==> flow/design.v <==
module adder #(parameter N = 64)
					(input logic [N-1:0] a, b,
					output logic [N-1:0] y);
	assign y = a + b;
endmodule
module alu (input logic [63:0] a, input logic [63:0] b, input logic [3:0] ALUControl,
				output logic [63:0] result, output logic zero);
	always_comb begin
		casez(ALUControl)
			4'b0000: result = a & b;
			4'b0001: result = a | b;
			4'b0010: result = a + b;
			4'b0110: result = a - b;
			4'b0111: result = b;
			default : result = 64'b1;
		endcase
		zero = result === '0 ? '1 : '0;
	end
endmodule
module aludec (input  logic [10:0] funct,  
					input  logic [1:0]  aluop,  
					output logic [3:0] alucontrol);  				
	always_comb
		if (aluop == 2'b00) alucontrol = 4'b0010;			 
		else if (aluop == 2'b01) alucontrol = 4'b0111; 	 
		else if((aluop == 2'b10)  & (funct == 11'b10001011000)) alucontrol = 4'b0010;	 
		else if((aluop == 2'b10)  & (funct == 11'b11001011000)) alucontrol = 4'b0110;	 
		else if((aluop == 2'b10)  & (funct == 11'b10001010000)) alucontrol = 4'b0000;	 
		else if((aluop == 2'b10)  & (funct == 11'b10101010000)) alucontrol = 4'b0001;	 
		else if((aluop == 2'b10)  & (funct == 11'b10010001000 || funct == 11'b10010001001)) alucontrol = 4'b0010;  
		else if((aluop == 2'b10)  & (funct == 11'b11010001000 || funct == 11'b11010001001)) alucontrol = 4'b0110;  
		else alucontrol = 4'b0000;
endmodule
module maindec(
    input logic [10:0] Op,
    output logic Reg2Loc, 
    output logic ALUSrc, 
    output logic MemtoReg, 
    output logic RegWrite, 
    output logic MemRead, 
    output logic MemWrite, 
    output logic Branch,
    output logic [1:0] ALUOp
);
    always_comb begin
        casez (Op)
            11'b111_1100_0010: {Reg2Loc, ALUSrc, MemtoReg, RegWrite, MemRead, MemWrite, Branch, ALUOp} = 9'b011110000; 
            11'b111_1100_0000: {Reg2Loc, ALUSrc, MemtoReg, RegWrite, MemRead, MemWrite, Branch, ALUOp} = 9'b110001000;
            11'b101_1010_0???: {Reg2Loc, ALUSrc, MemtoReg, RegWrite, MemRead, MemWrite, Branch, ALUOp} = 9'b100000101;
            11'b100_0101_1000, 
            11'b110_0101_1000, 
            11'b100_0101_0000, 
            11'b101_0101_0000: {Reg2Loc, ALUSrc, MemtoReg, RegWrite, MemRead, MemWrite, Branch, ALUOp} = 9'b000100010;
				11'b100_1000_100?,
				11'b110_1000_100?: {Reg2Loc, ALUSrc, MemtoReg, RegWrite, MemRead, MemWrite, Branch, ALUOp} = 9'b010100010;
            default: {Reg2Loc, ALUSrc, MemtoReg, RegWrite, MemRead, MemWrite, Branch, ALUOp} = 9'b000000000;
        endcase
    end
endmodule
module controller(input logic [10:0] instr,
						output logic [3:0] AluControl,						
						output logic reg2loc, regWrite, AluSrc, Branch,
											memtoReg, memRead, memWrite);
	logic [1:0] AluOp_s;
	maindec 	decPpal 	(.Op(instr), 
							.Reg2Loc(reg2loc), 
							.ALUSrc(AluSrc), 
							.MemtoReg(memtoReg), 
							.RegWrite(regWrite), 
							.MemRead(memRead), 
							.MemWrite(memWrite), 
							.Branch(Branch), 
							.ALUOp(AluOp_s));	
	aludec 	decAlu 	(.funct(instr), 
							.aluop(AluOp_s), 
							.alucontrol(AluControl));
endmodule
module flopr #(parameter N = 64) (input logic clk,
					input logic reset,
					input logic [N-1:0] d,
					output logic [N-1:0] q);
			always_ff @(posedge clk, posedge reset)
				if (reset) q <= 4'b0;
				else q <= d;
endmodule
module mux2 #(parameter N = 64)
				(input logic [N-1:0] d0, d1,
				input logic s,
				output logic [N-1:0] y);
	assign y = s ? d1 : d0;
endmodule
module sl2 #(parameter N = 64)
				(input logic [N-1:0] a,					
				output logic [N-1:0] y);
	assign y[0] = 1'b0;
	assign y[1] = 1'b0;
	assign y[63:2] = a[61:0];
endmodule
module signext(input logic [31:0] a, output logic [63:0] y);
	always_comb
		casez(a[31:21])
			11'b11111000010,  
			11'b11111000000:  
				y = {{55{a[20]}}, a[20:12]};  
			11'b10110100???:  
				y = {{45{a[23]}}, a[23:5]};  
			11'b100_1000_100?, 11'b110_1000_100?:  
				y = {{52{a[21]}}, a[21:10]};  
			default: y = 0;
		endcase
endmodule
module regfile(input logic clk, input logic we3, input logic [4:0] ra1,
					input logic [4:0] ra2, input logic [4:0] wa3, input logic [63:0] wd3,
					output logic [63:0] rd1, output logic [63:0] rd2);
	logic [63:0] registers [0:30];
	always @(*) begin
	  rd1 <= (ra1 == 5'd31) ? 64'd0 : registers[ra1];
	  rd2 <= (ra2 == 5'd31) ? 64'd0 : registers[ra2];
	end
	always_ff @(posedge clk) begin
	  if (we3 == 1 && wa3 != 5'd31) begin
			registers[wa3] <= wd3;
	  end
	end
endmodule
module fetch #(parameter N = 64)(input logic PCSrc_F,clk,reset,
					input logic [N-1:0] PCBranch_F,
					output logic [N-1:0] imem_addr_F);
	logic [N-1:0] add_out;
	logic [N-1:0] mux2_out;
	mux2 #(N) mux(add_out, PCBranch_F, PCSrc_F, mux2_out);
	flopr #(N) pc(clk, reset, mux2_out, imem_addr_F);
	adder #(N) add(imem_addr_F, N'('d4), add_out);
endmodule
module decode #(parameter N = 64)
					(input logic regWrite_D, reg2loc_D, clk,
					input logic [N-1:0] writeData3_D,
					input logic [31:0] instr_D,
					output logic [N-1:0] signImm_D, readData1_D, readData2_D, 
					input logic [4:0] wa3_D);  
	logic [4:0] ra2;			
	mux2 	#(5) 	ra2mux	(.d0(instr_D[20:16]), .d1(instr_D[4:0]), .s(reg2loc_D), .y(ra2));
	regfile 		registers(.clk(clk), .we3(regWrite_D), .ra1(instr_D[9:5]), .ra2(ra2), .wa3(wa3_D), 
								 .wd3(writeData3_D), .rd1(readData1_D), .rd2(readData2_D));
	signext 		ext		(.a(instr_D), .y(signImm_D));	
endmodule
module execute #(parameter N = 64)  
(
					input logic AluSrc,
					input logic [3:0] AluControl,
					input logic [N-1:0] PC_E, signImm_E, readData1_E, readData2_E,
					output logic [N-1:0] PCBranch_E, aluResult_E, writeData_E,
					output logic zero_E
	);
	logic [N-1:0] MUX_out;
	logic [N-1:0] sl2_out;
	sl2 sl2(signImm_E,sl2_out);
	mux2 mux(readData2_E, signImm_E, AluSrc, MUX_out);
	adder adder(PC_E,sl2_out,PCBranch_E);
	alu alu(readData1_E,MUX_out,AluControl,aluResult_E, zero_E);
	assign writeData_E = readData2_E;
endmodule
module memory 	(input logic Branch_M, zero_M,					
					output logic PCSrc_M);
	assign PCSrc_M = Branch_M & zero_M;
endmodule
module writeback #(parameter N = 64)
					(input logic [N-1:0] aluResult_W, DM_readData_W,
					input logic memtoReg,
					output logic [N-1:0] writeData3_W);					
	mux2 #(64) MtoRmux (.d0(aluResult_W), .d1(DM_readData_W), .s(memtoReg), .y(writeData3_W));
endmodule
module datapath #(parameter N = 64)
					(input logic reset, clk,
					input logic reg2loc,									
					input logic AluSrc,
					input logic [3:0] AluControl,
					input logic	Branch,
					input logic memRead,
					input logic memWrite,
					input logic regWrite,	
					input logic memtoReg,									
					input logic [31:0] IM_readData,
					input logic [N-1:0] DM_readData,
					output logic [N-1:0] IM_addr, DM_addr, DM_writeData,
					output logic DM_writeEnable, DM_readEnable );					
	logic PCSrc;
	logic [N-1:0] PCBranch_E, aluResult_E, writeData_E, writeData3; 
	logic [N-1:0] signImm_D, readData1_D, readData2_D;
	logic zero_E;
	logic [95:0] qIF_ID;
	logic [270:0] qID_EX;
	logic [202:0] qEX_MEM;
	logic [134:0] qMEM_WB;
	fetch 	#(64) 	FETCH 	(.PCSrc_F(PCSrc),
										.clk(clk),
										.reset(reset),
										.PCBranch_F(qEX_MEM[197:134]),
										.imem_addr_F(IM_addr));								
	flopr 	#(96)		IF_ID 	(.clk(clk),
										.reset(reset), 
										.d({IM_addr, IM_readData}),
										.q(qIF_ID));
	decode 	#(64) 	DECODE 	(.regWrite_D(qMEM_WB[134]),
										.reg2loc_D(reg2loc), 
										.clk(clk),
										.writeData3_D(writeData3),
										.instr_D(qIF_ID[31:0]), 
										.signImm_D(signImm_D), 
										.readData1_D(readData1_D),
										.readData2_D(readData2_D),
										.wa3_D(qMEM_WB[4:0]));				
	flopr 	#(271)	ID_EX 	(.clk(clk),
										.reset(reset), 
										.d({AluSrc, AluControl, Branch, memRead, memWrite, regWrite, memtoReg,	
											qIF_ID[95:32], signImm_D, readData1_D, readData2_D, qIF_ID[4:0]}),
										.q(qID_EX));	
	execute 	#(64) 	EXECUTE 	(.AluSrc(qID_EX[270]),
										.AluControl(qID_EX[269:266]),
										.PC_E(qID_EX[260:197]), 
										.signImm_E(qID_EX[196:133]), 
										.readData1_E(qID_EX[132:69]), 
										.readData2_E(qID_EX[68:5]), 
										.PCBranch_E(PCBranch_E), 
										.aluResult_E(aluResult_E), 
										.writeData_E(writeData_E), 
										.zero_E(zero_E));											
	flopr 	#(203)	EX_MEM 	(.clk(clk),
										.reset(reset), 
										.d({qID_EX[265:261], PCBranch_E, zero_E, aluResult_E, writeData_E, qID_EX[4:0]}),
										.q(qEX_MEM));	
	memory				MEMORY	(.Branch_M(qEX_MEM[202]), 
										.zero_M(qEX_MEM[133]), 
										.PCSrc_M(PCSrc));
	assign DM_writeData = qEX_MEM[68:5];
	assign DM_addr = qEX_MEM[132:69];
	assign DM_writeEnable = qEX_MEM[200];
	assign DM_readEnable = qEX_MEM[201];
	flopr 	#(135)	MEM_WB 	(.clk(clk),
										.reset(reset), 
										.d({qEX_MEM[199:198], qEX_MEM[132:69],	DM_readData, qEX_MEM[4:0]}),
										.q(qMEM_WB));
	writeback #(64) 	WRITEBACK (.aluResult_W(qMEM_WB[132:69]), 
										.DM_readData_W(qMEM_WB[68:5]), 
										.memtoReg(qMEM_WB[133]), 
										.writeData3_W(writeData3));		
endmodule
module processor_arm #(parameter N = 64)
							(input logic CLOCK_50, reset,
							output logic [N-1:0] IM_addr,
							input  logic [31:0] IM_readData,
							output logic [N-1:0] DM_writeData, DM_addr,
							output logic DM_writeEnable, DM_readEnable,
							input  logic [N-1:0] DM_readData);
	logic [31:0] q;
	logic [3:0] AluControl;
	logic reg2loc, regWrite, AluSrc, Branch, memtoReg, memRead, memWrite;
	logic [10:0] instr;
	assign q = IM_readData;
	controller 		c 			(.instr(instr), 
									.AluControl(AluControl), 
									.reg2loc(reg2loc), 
									.regWrite(regWrite), 
									.AluSrc(AluSrc), 
									.Branch(Branch),
									.memtoReg(memtoReg), 
									.memRead(memRead), 
									.memWrite(memWrite));
	datapath #(64) dp 		(.reset(reset), 
									.clk(CLOCK_50), 
									.reg2loc(reg2loc), 
									.AluSrc(AluSrc), 
									.AluControl(AluControl), 
									.Branch(Branch), 
									.memRead(memRead),
									.memWrite(memWrite), 
									.regWrite(regWrite), 
									.memtoReg(memtoReg), 
									.IM_readData(q), 
									.DM_readData(DM_readData), 
									.IM_addr(IM_addr), 
									.DM_addr(DM_addr), 
									.DM_writeData(DM_writeData), 
									.DM_writeEnable(DM_writeEnable), 
									.DM_readEnable(DM_readEnable));				
	flopr #(11)		IF_ID_TOP(.clk(CLOCK_50),
									.reset(reset), 
									.d(q[31:21]), 
									.q(instr));
endmodule
======== Tool chain data of processor_arm ========
Tool output for the design above, in the order of the flow.
Lines are those of the file above, counted from 1.
A cell with - has no value.
design
  top ..................................... processor_arm
  clock port .............................. CLOCK_50
  standard-cell library ................... sky130hd
  timing corner ........................... tt_025C_1v80

======== Word level ========
Counts by Yosys on the flattened word-level netlist (proc, flatten, opt, wreduce; memories kept). Register bits leave out memories and registers merged into their read ports (data or address); mux counts leave out enables and synchronous resets folded into registers. Print and check cells are left out. Cells with the same type and inputs are merged into one.
Memory sizes are those after Yosys's memory passes, which may raise the word count (mostly to a power of two), join words into wider ones and drop unused or constant bits.
operators by class
  $add $sub $neg .......................... 4
  $mul .................................... 0
  div/mod/pow operators ................... 0
  magnitude comparators ................... 0
  equal/unequal tests ..................... 28
  shifts and indexed selects .............. 0
  muxes and demuxes ....................... 21
  bitwise logic cells ..................... 9
  reduce/logical cells .................... 9
operators by type and width
  kind                                                number
  2-to-1 mux 64 bit                                   6
  parallel mux 64 bit (select 5 bit)                  1
  parallel mux 64 bit (select 3 bit)                  1
  == test 11 bit with constant B                      12
  adder 64 bit                                        2
  case equality test 64 x 1 -> 1 bit with constant B  1
  adder 64 x 3 -> 64 bit with constant B              1
  subtractor 64 bit                                   1
  AND 64 bit                                          1
  OR 64 bit                                           1
  parallel mux 9 bit (select 5 bit)                   1
  == test 10 bit with constant B                      4
  2-to-1 mux 3 bit                                    8
  == test 8 bit with constant B                       2
  == test 5 bit with constant B                       2
  2-to-1 mux 5 bit                                    2
  == test 4 x 3 -> 1 bit with constant B              2
  AND 1 bit                                           7
  OR reduction 2 bit                                  3
  inequality test 5 bit with constant B               1
  == test 4 x 1 -> 1 bit with constant B              1
  == test 4 x 2 -> 1 bit with constant B              1
  zero test 4 bit                                     1
  OR reduction 4 bit                                  1
  logical OR 1 bit                                    2
  == test 2 x 1 -> 1 bit with constant B              1
  == test 2 bit with constant B                       1
  zero test 2 bit                                     1
Not listed: further kinds 2, cells in them 3.
word-level totals
  register bits ........................... 780
  bits in latches ......................... 0
  memory bits (writable) .................. 1984
  ROM bits ................................ 0
  clocked read ports x word width ......... 0
  memory cells ............................ 1
  bits of input ports ..................... 98
  output and inout bits ................... 194
  word-level cells ........................ 78
memory list
  memory                         depth  bits a word  read ports  wr ports  RTL line  RTL
  dp.DECODE.registers.registers  31     64           2           1         115       logic [63:0] registers [0:30];

======== Longest topological paths ========
Depth = most cells in a row (Yosys ltp): at word level without a register or memory, in the mapped netlist without a sequential cell, where the memories' decode and read muxes count.
logic depth
  word-level depth ........................ 13
  ABC_AREA ................................ 0
  depth in mapped cells ................... 30
  gate-level depth less buffers ........... 27

======== Mapped cells and area ========
Source: synth_stat.txt of the flow (Yosys; design flattened, memories mapped). It holds for the ABC_AREA given above (unset counts as 0); a run with the other value may have another netlist.
mapped netlist
  cells in the netlist .................... 10120
  synthesis area .......................... 0.1277913 mm^2
  sequential area ......................... 0.0776194 mm^2
  flip-flop cells ......................... 2705
  buffers ................................. 855
cell types
  cell type                  number  area in all (um^2)
  sky130_fd_sc_hd__edfxtp_1  1984    5.96E+04
  sky130_fd_sc_hd__dfrtp_1   721     1.8E+04
  sky130_fd_sc_hd__mux4_2    576     1.3E+04
  sky130_fd_sc_hd__nand2_1   2265    8.5E+03
  sky130_fd_sc_hd__a311oi_1  386     3.38E+03
  sky130_fd_sc_hd__nand3_1   577     2887.77
  sky130_fd_sc_hd__clkbuf_1  613     2.3E+03
  sky130_fd_sc_hd__ha_1      128     1.6E+03
  sky130_fd_sc_hd__a21oi_1   315     1.58E+03
  sky130_fd_sc_hd__mux2i_1   157     1.57E+03
  sky130_fd_sc_hd__nor2_1    391     1.47E+03
  sky130_fd_sc_hd__and3_1    218     1.36E+03
  sky130_fd_sc_hd__o21ai_0   258     1.29E+03
  sky130_fd_sc_hd__xnor2_1   124     1.09E+03
  sky130_fd_sc_hd__a31oi_1   155     969.68
  sky130_fd_sc_hd__buf_4     128     960.922
  sky130_fd_sc_hd__mux2_2    81      912.125
  sky130_fd_sc_hd__xor2_1    94      823.29
Other cell types: 71; their cells: 949.
By module: a second synthesis without flattening, with its own total; a netlist apart from the flattened one above.
unflattened totals
  cells (unflattened synthesis) ........... 8426
  area (unflattened synthesis) ............ 0.1320254 mm^2
Each row is one instance without its submodules.
modules
  module           instances  cells  area (mm^2)  seq. area (mm^2)
  regfile          1          4879   0.0919019    0.0595771
  alu              1          1120   0.0074959    0
  flopr #(N=271)   1          272    0.0067853    0.0067815
  flopr #(N=203)   1          204    0.0050836    0.0050799
  adder #(N=64)    1          579    0.0039025    0
  adder            1          579    0.0039025    0
  flopr #(N=135)   1          136    0.003382     0.0033782
  flopr #(N=96)    1          97     0.0024061    0.0024023
  mux2 #(N=64)     2          71     0.0010773    0
  flopr #(N=64)    1          65     0.0016053    0.0016015
  mux2             1          71     0.0010773    0
  signext          1          97     0.0007507    0
  sl2              1          65     0.0004842    0
  execute #(N=64)  1          64     0.0004805    0
Further modules, not shown: 11.

======== Path before layout ========
OpenSTA on the mapped netlist: ideal clock, no wires. The path of least setup slack (recovery checks aside). Input and output delay are each 20% of the period. Register names are those of the netlist, which keeps one name where synthesis merged equal registers.
timing after synthesis
  path kind ............................... register -> register
  from .................................... reg dp.ID_EX.q[270]
  to ...................................... reg dp.EX_MEM.q[133]
  period .................................. 10000 ps
  setup time .............................. 96 ps
  launch time at the first pin ............ 0 ps
  arrival ................................. 7476 ps
  data required time ...................... 9904 ps
  path slack .............................. 2428 ps
  delay of the path ....................... 7572 ps
  stages .................................. 31
  path buffers ............................ 3
  synthesis period reached ................ 7572 ps
"delay of the path" is the arrival time less input delay plus setup time.
"stages" counts driving pins, that of a launching flip-flop among them; a cell with two outputs on the path counts twice.
"synthesis period reached" is the clock period less the worst setup slack; recovery checks do not enter. This is arithmetic on one report: input and output delays are still those of the set period (20% each).
The rows between start and end are the longest chain of elaborated cells between them; the timing report does not say that the signal goes this way. Where chains are equally long, one stands for them.
A line is the first line of the expression or statement that the cell stems from. Yosys adds cells for indexed reads and writes and turns some case tables into memories.
on the way, after synthesis
  cell sequence ........................... sky130_fd_sc_hd__dfrtp_1 sky130_fd_sc_hd__buf_6 sky130_fd_sc_hd__buf_2 sky130_fd_sc_hd__mux2_2 sky130_fd_sc_hd__inv_1 sky130_fd_sc_hd__ha_1 sky130_fd_sc_hd__o21ai_0 sky130_fd_sc_hd__o21bai_1 sky130_fd_sc_hd__nor4_2 sky130_fd_sc_hd__and3_1 sky130_fd_sc_hd__nand3_1 sky130_fd_sc_hd__nand3b_1 sky130_fd_sc_hd__or4_1 sky130_fd_sc_hd__nor3_1 sky130_fd_sc_hd__o2111ai_1 sky130_fd_sc_hd__nand2_1 sky130_fd_sc_hd__xor2_1 sky130_fd_sc_hd__ha_1 sky130_fd_sc_hd__clkbuf_1 sky130_fd_sc_hd__a21o_1 sky130_fd_sc_hd__a21o_1 sky130_fd_sc_hd__a221oi_1 sky130_fd_sc_hd__o21ai_0 sky130_fd_sc_hd__a2111oi_0 sky130_fd_sc_hd__o31ai_1 sky130_fd_sc_hd__xnor2_1 sky130_fd_sc_hd__a221o_1 sky130_fd_sc_hd__or4b_1 sky130_fd_sc_hd__or4_1 sky130_fd_sc_hd__or4_1 sky130_fd_sc_hd__nor4_2
  length of the longest elaborated chain .. 5
  elaborated cells between the ends (all ways) .. 8
  source lines of those cells ............. 7
  classes of those cells .................. add/sub (2); eq/ne (1); mux (3); logic (2)
RTL lines, path after synthesis
  item                                RTL line  RTL
  start, declared                     81        output logic [N-1:0] q);
  start, assigned                     83        if (reset) q <= 4'b0;
  start, assigned                     84        else q <= d;
  2-to-1 mux 64 bit                   90        assign y = s ? d1 : d0;
  subtractor 64 bit                   13        4'b0110: result = a - b;
  parallel mux 64 bit (select 5 bit)  9         casez(ALUControl)
  case equality test 64 x 1 -> 1 bit  17        zero = result === '0 ? '1 : '0;
  2-to-1 mux 1 bit                    17
  end, assigned                       83
  end, assigned                       84
  end, declared                       81
Some nets on the timed path still bear RTL names; the line given drives or declares the net.
nets with RTL names, path after synthesis
  net                        RTL line
  dp.EXECUTE.alu.result[63]  9

======== Worst path after layout ========
From the final timing report of run 1: the path of least setup slack in the routed layout; clock arrival at registers is part of the times.
The path's times are printed in steps of 10 ps; the period is the one set.
timing post-layout
  path kind ............................... register -> register
  from .................................... reg dp.ID_EX.q[270]
  to ...................................... reg dp.EX_MEM.q[133]
  period .................................. 5930 ps
  setup time .............................. 90 ps
  launch time at the first pin ............ 870 ps
  arrival ................................. 7890 ps
  data required time ...................... 6700 ps
  path slack .............................. -1190 ps
  stages .................................. 30
  path buffers ............................ 4
The rows between start and end are the longest chain of elaborated cells between them; the timing report does not say that the signal goes this way. Where chains are equally long, one stands for them.
on the way, post-layout
  cell sequence ........................... sky130_fd_sc_hd__dfrtp_4 sky130_fd_sc_hd__buf_6 sky130_fd_sc_hd__mux2i_4 sky130_fd_sc_hd__ha_4 sky130_fd_sc_hd__o21ai_4 sky130_fd_sc_hd__o21bai_4 sky130_fd_sc_hd__nor4_4 sky130_fd_sc_hd__and3_4 sky130_fd_sc_hd__nand3_2 sky130_fd_sc_hd__nand3b_1 sky130_fd_sc_hd__or4_4 sky130_fd_sc_hd__buf_4 sky130_fd_sc_hd__nor2_4 sky130_fd_sc_hd__a31o_2 sky130_fd_sc_hd__xnor2_1 sky130_fd_sc_hd__ha_1 sky130_fd_sc_hd__a21oi_1 sky130_fd_sc_hd__o21ai_1 sky130_fd_sc_hd__a221oi_2 sky130_fd_sc_hd__buf_4 sky130_fd_sc_hd__o21ai_4 sky130_fd_sc_hd__a2111oi_4 sky130_fd_sc_hd__buf_4 sky130_fd_sc_hd__o31ai_2 sky130_fd_sc_hd__xnor2_1 sky130_fd_sc_hd__a221o_1 sky130_fd_sc_hd__or4b_4 sky130_fd_sc_hd__or4_1 sky130_fd_sc_hd__or4_4 sky130_fd_sc_hd__nor4_4
  length of the longest elaborated chain .. 5
  elaborated cells between the ends (all ways) .. 8
  source lines of those cells ............. 7
  classes of those cells .................. add/sub (2); eq/ne (1); mux (3); logic (2)
RTL lines, path post-layout
  item                                RTL line  RTL
  start, declared                     81        output logic [N-1:0] q);
  start, assigned                     83        if (reset) q <= 4'b0;
  start, assigned                     84        else q <= d;
  2-to-1 mux 64 bit                   90        assign y = s ? d1 : d0;
  subtractor 64 bit                   13        4'b0110: result = a - b;
  parallel mux 64 bit (select 5 bit)  9         casez(ALUControl)
  case equality test 64 x 1 -> 1 bit  17        zero = result === '0 ? '1 : '0;
  2-to-1 mux 1 bit                    17
  end, assigned                       83
  end, assigned                       84
  end, declared                       81
Some nets on the timed path still bear RTL names; the line given drives or declares the net.
nets with RTL names, path post-layout
  net                        RTL line
  dp.EXECUTE.alu.result[63]  9

Ticket comment

2 stored runs of processor_arm in the flow (synthesis by Yosys, layout by OpenROAD, sky130hd cells), in arbitrary order. Constraints: input delay and output delay 20% of the set period each, output load 0.01 pF.
"reached clock period" = clock period - worst setup slack. The figure is calculated, with input and output delays left at 20% of the set period.
"worst path time": the worst setup path's part of the clock period (all of it between registers, 20% less for each end at a port) less its slack. A launch clock that arrives late makes it longer, a capture clock that arrives late makes it shorter.
By "total power after layout" is meant OpenSTA's value without simulated activity: inputs other than the clock are taken to toggle once in ten clock periods, and the tool carries that through the logic.
"worst path time" is known to 10 ps.

======== run 1 ========
==> flow/run.sh <==
#!/bin/bash
# the make line also repeats the synthesis and layout settings of config.mk as NAME=value (left out here)
make -C /OpenROAD-flow-scripts/flow DESIGN_CONFIG=/design/flow/config.mk WORK_HOME=/design/flow/orfs CLKGATE_MAP_FILE= finish
==> flow/config.mk <==
export PLATFORM = sky130hd
export DESIGN_NAME = processor_arm
export DESIGN_NICKNAME = processor_arm
export VERILOG_FILES = /design/flow/design.v
export SDC_FILE = /design/flow/constraint.sdc
export NUM_CORES = 4
export LEC_CHECK = 0
export ABC_AREA = 0
export CAP_MARGIN = 20
export CELL_PAD_IN_SITES_DETAIL_PLACEMENT = 0
export CORE_MARGIN = 2
export CORE_UTILIZATION = 48
export CTS_CLUSTER_DIAMETER = 299
export GPL_TIMING_DRIVEN = 1
export MIN_ROUTING_LAYER = met1
export PLACE_DENSITY_LB_ADDON = 0.13
export SETUP_SLACK_MARGIN = 1.64
export SLEW_MARGIN = 20
==> flow/constraint.sdc <==
create_clock -name core_clock -period 5.93 [get_ports {CLOCK_50}]
set_input_delay 1.1860 -clock core_clock [delete_from_list [all_inputs] [get_ports {CLOCK_50}]]
set_output_delay 1.1860 -clock core_clock [all_outputs]
set_load 0.01 [all_outputs]

-------- measured, run 1 --------
  setup slack of the worst path ........... -1186 ps
  total power after layout ................ 52.386 mW
  synthesis area .......................... 0.1277913 mm^2
  sum of negative setup slack ............. -1825 ps
  utilization after layout ................ 0.576
  standard-cell area of the final layout .. 0.152581 mm^2
  worst path time ......................... 7120 ps
  critical path kind ...................... register -> register
  post-route worst hold slack ............. 319 ps
  full die area ........................... 0.270374 mm^2
  reached clock period .................... 7116 ps

======== run 2 ========
==> flow/run.sh <==
#!/bin/bash
# the make line also repeats the synthesis and layout settings of config.mk as NAME=value (left out here)
make -C /OpenROAD-flow-scripts/flow DESIGN_CONFIG=/design/flow/config.mk WORK_HOME=/design/flow/orfs CLKGATE_MAP_FILE= finish
==> flow/config.mk <==
export PLATFORM = sky130hd
export DESIGN_NAME = processor_arm
export DESIGN_NICKNAME = processor_arm
export VERILOG_FILES = /design/flow/design.v
export SDC_FILE = /design/flow/constraint.sdc
export NUM_CORES = 4
export LEC_CHECK = 0
export ABC_AREA = 1
export CAP_MARGIN = 35
export CELL_PAD_IN_SITES_DETAIL_PLACEMENT = 1
export CELL_PAD_IN_SITES_GLOBAL_PLACEMENT = 3
export CORE_ASPECT_RATIO = 1.93
export CORE_MARGIN = 2
export CORE_UTILIZATION = 40
export CTS_CLUSTER_DIAMETER = 189
export CTS_CLUSTER_SIZE = 79
export GPL_ROUTABILITY_DRIVEN = 1
export MAX_ROUTING_LAYER = met4
export SLEW_MARGIN = 20
==> flow/constraint.sdc <==
create_clock -name core_clock -period 7.35 [get_ports {CLOCK_50}]
set_input_delay 1.4700 -clock core_clock [delete_from_list [all_inputs] [get_ports {CLOCK_50}]]
set_output_delay 1.4700 -clock core_clock [all_outputs]
set_load 0.01 [all_outputs]

-------- measured, run 2 --------
  setup slack of the worst path ........... 396 ps
  total power after layout ................ 31.850 mW
  synthesis area .......................... 0.1319453 mm^2
  sum of negative setup slack ............. 0 ps
  utilization after layout ................ 0.427
  standard-cell area of the final layout .. 0.140651 mm^2
  worst path time ......................... 6950 ps
  critical path kind ...................... register -> register
  post-route worst hold slack ............. 316 ps
  full die area ........................... 0.334723 mm^2
  reached clock period .................... 6954 ps
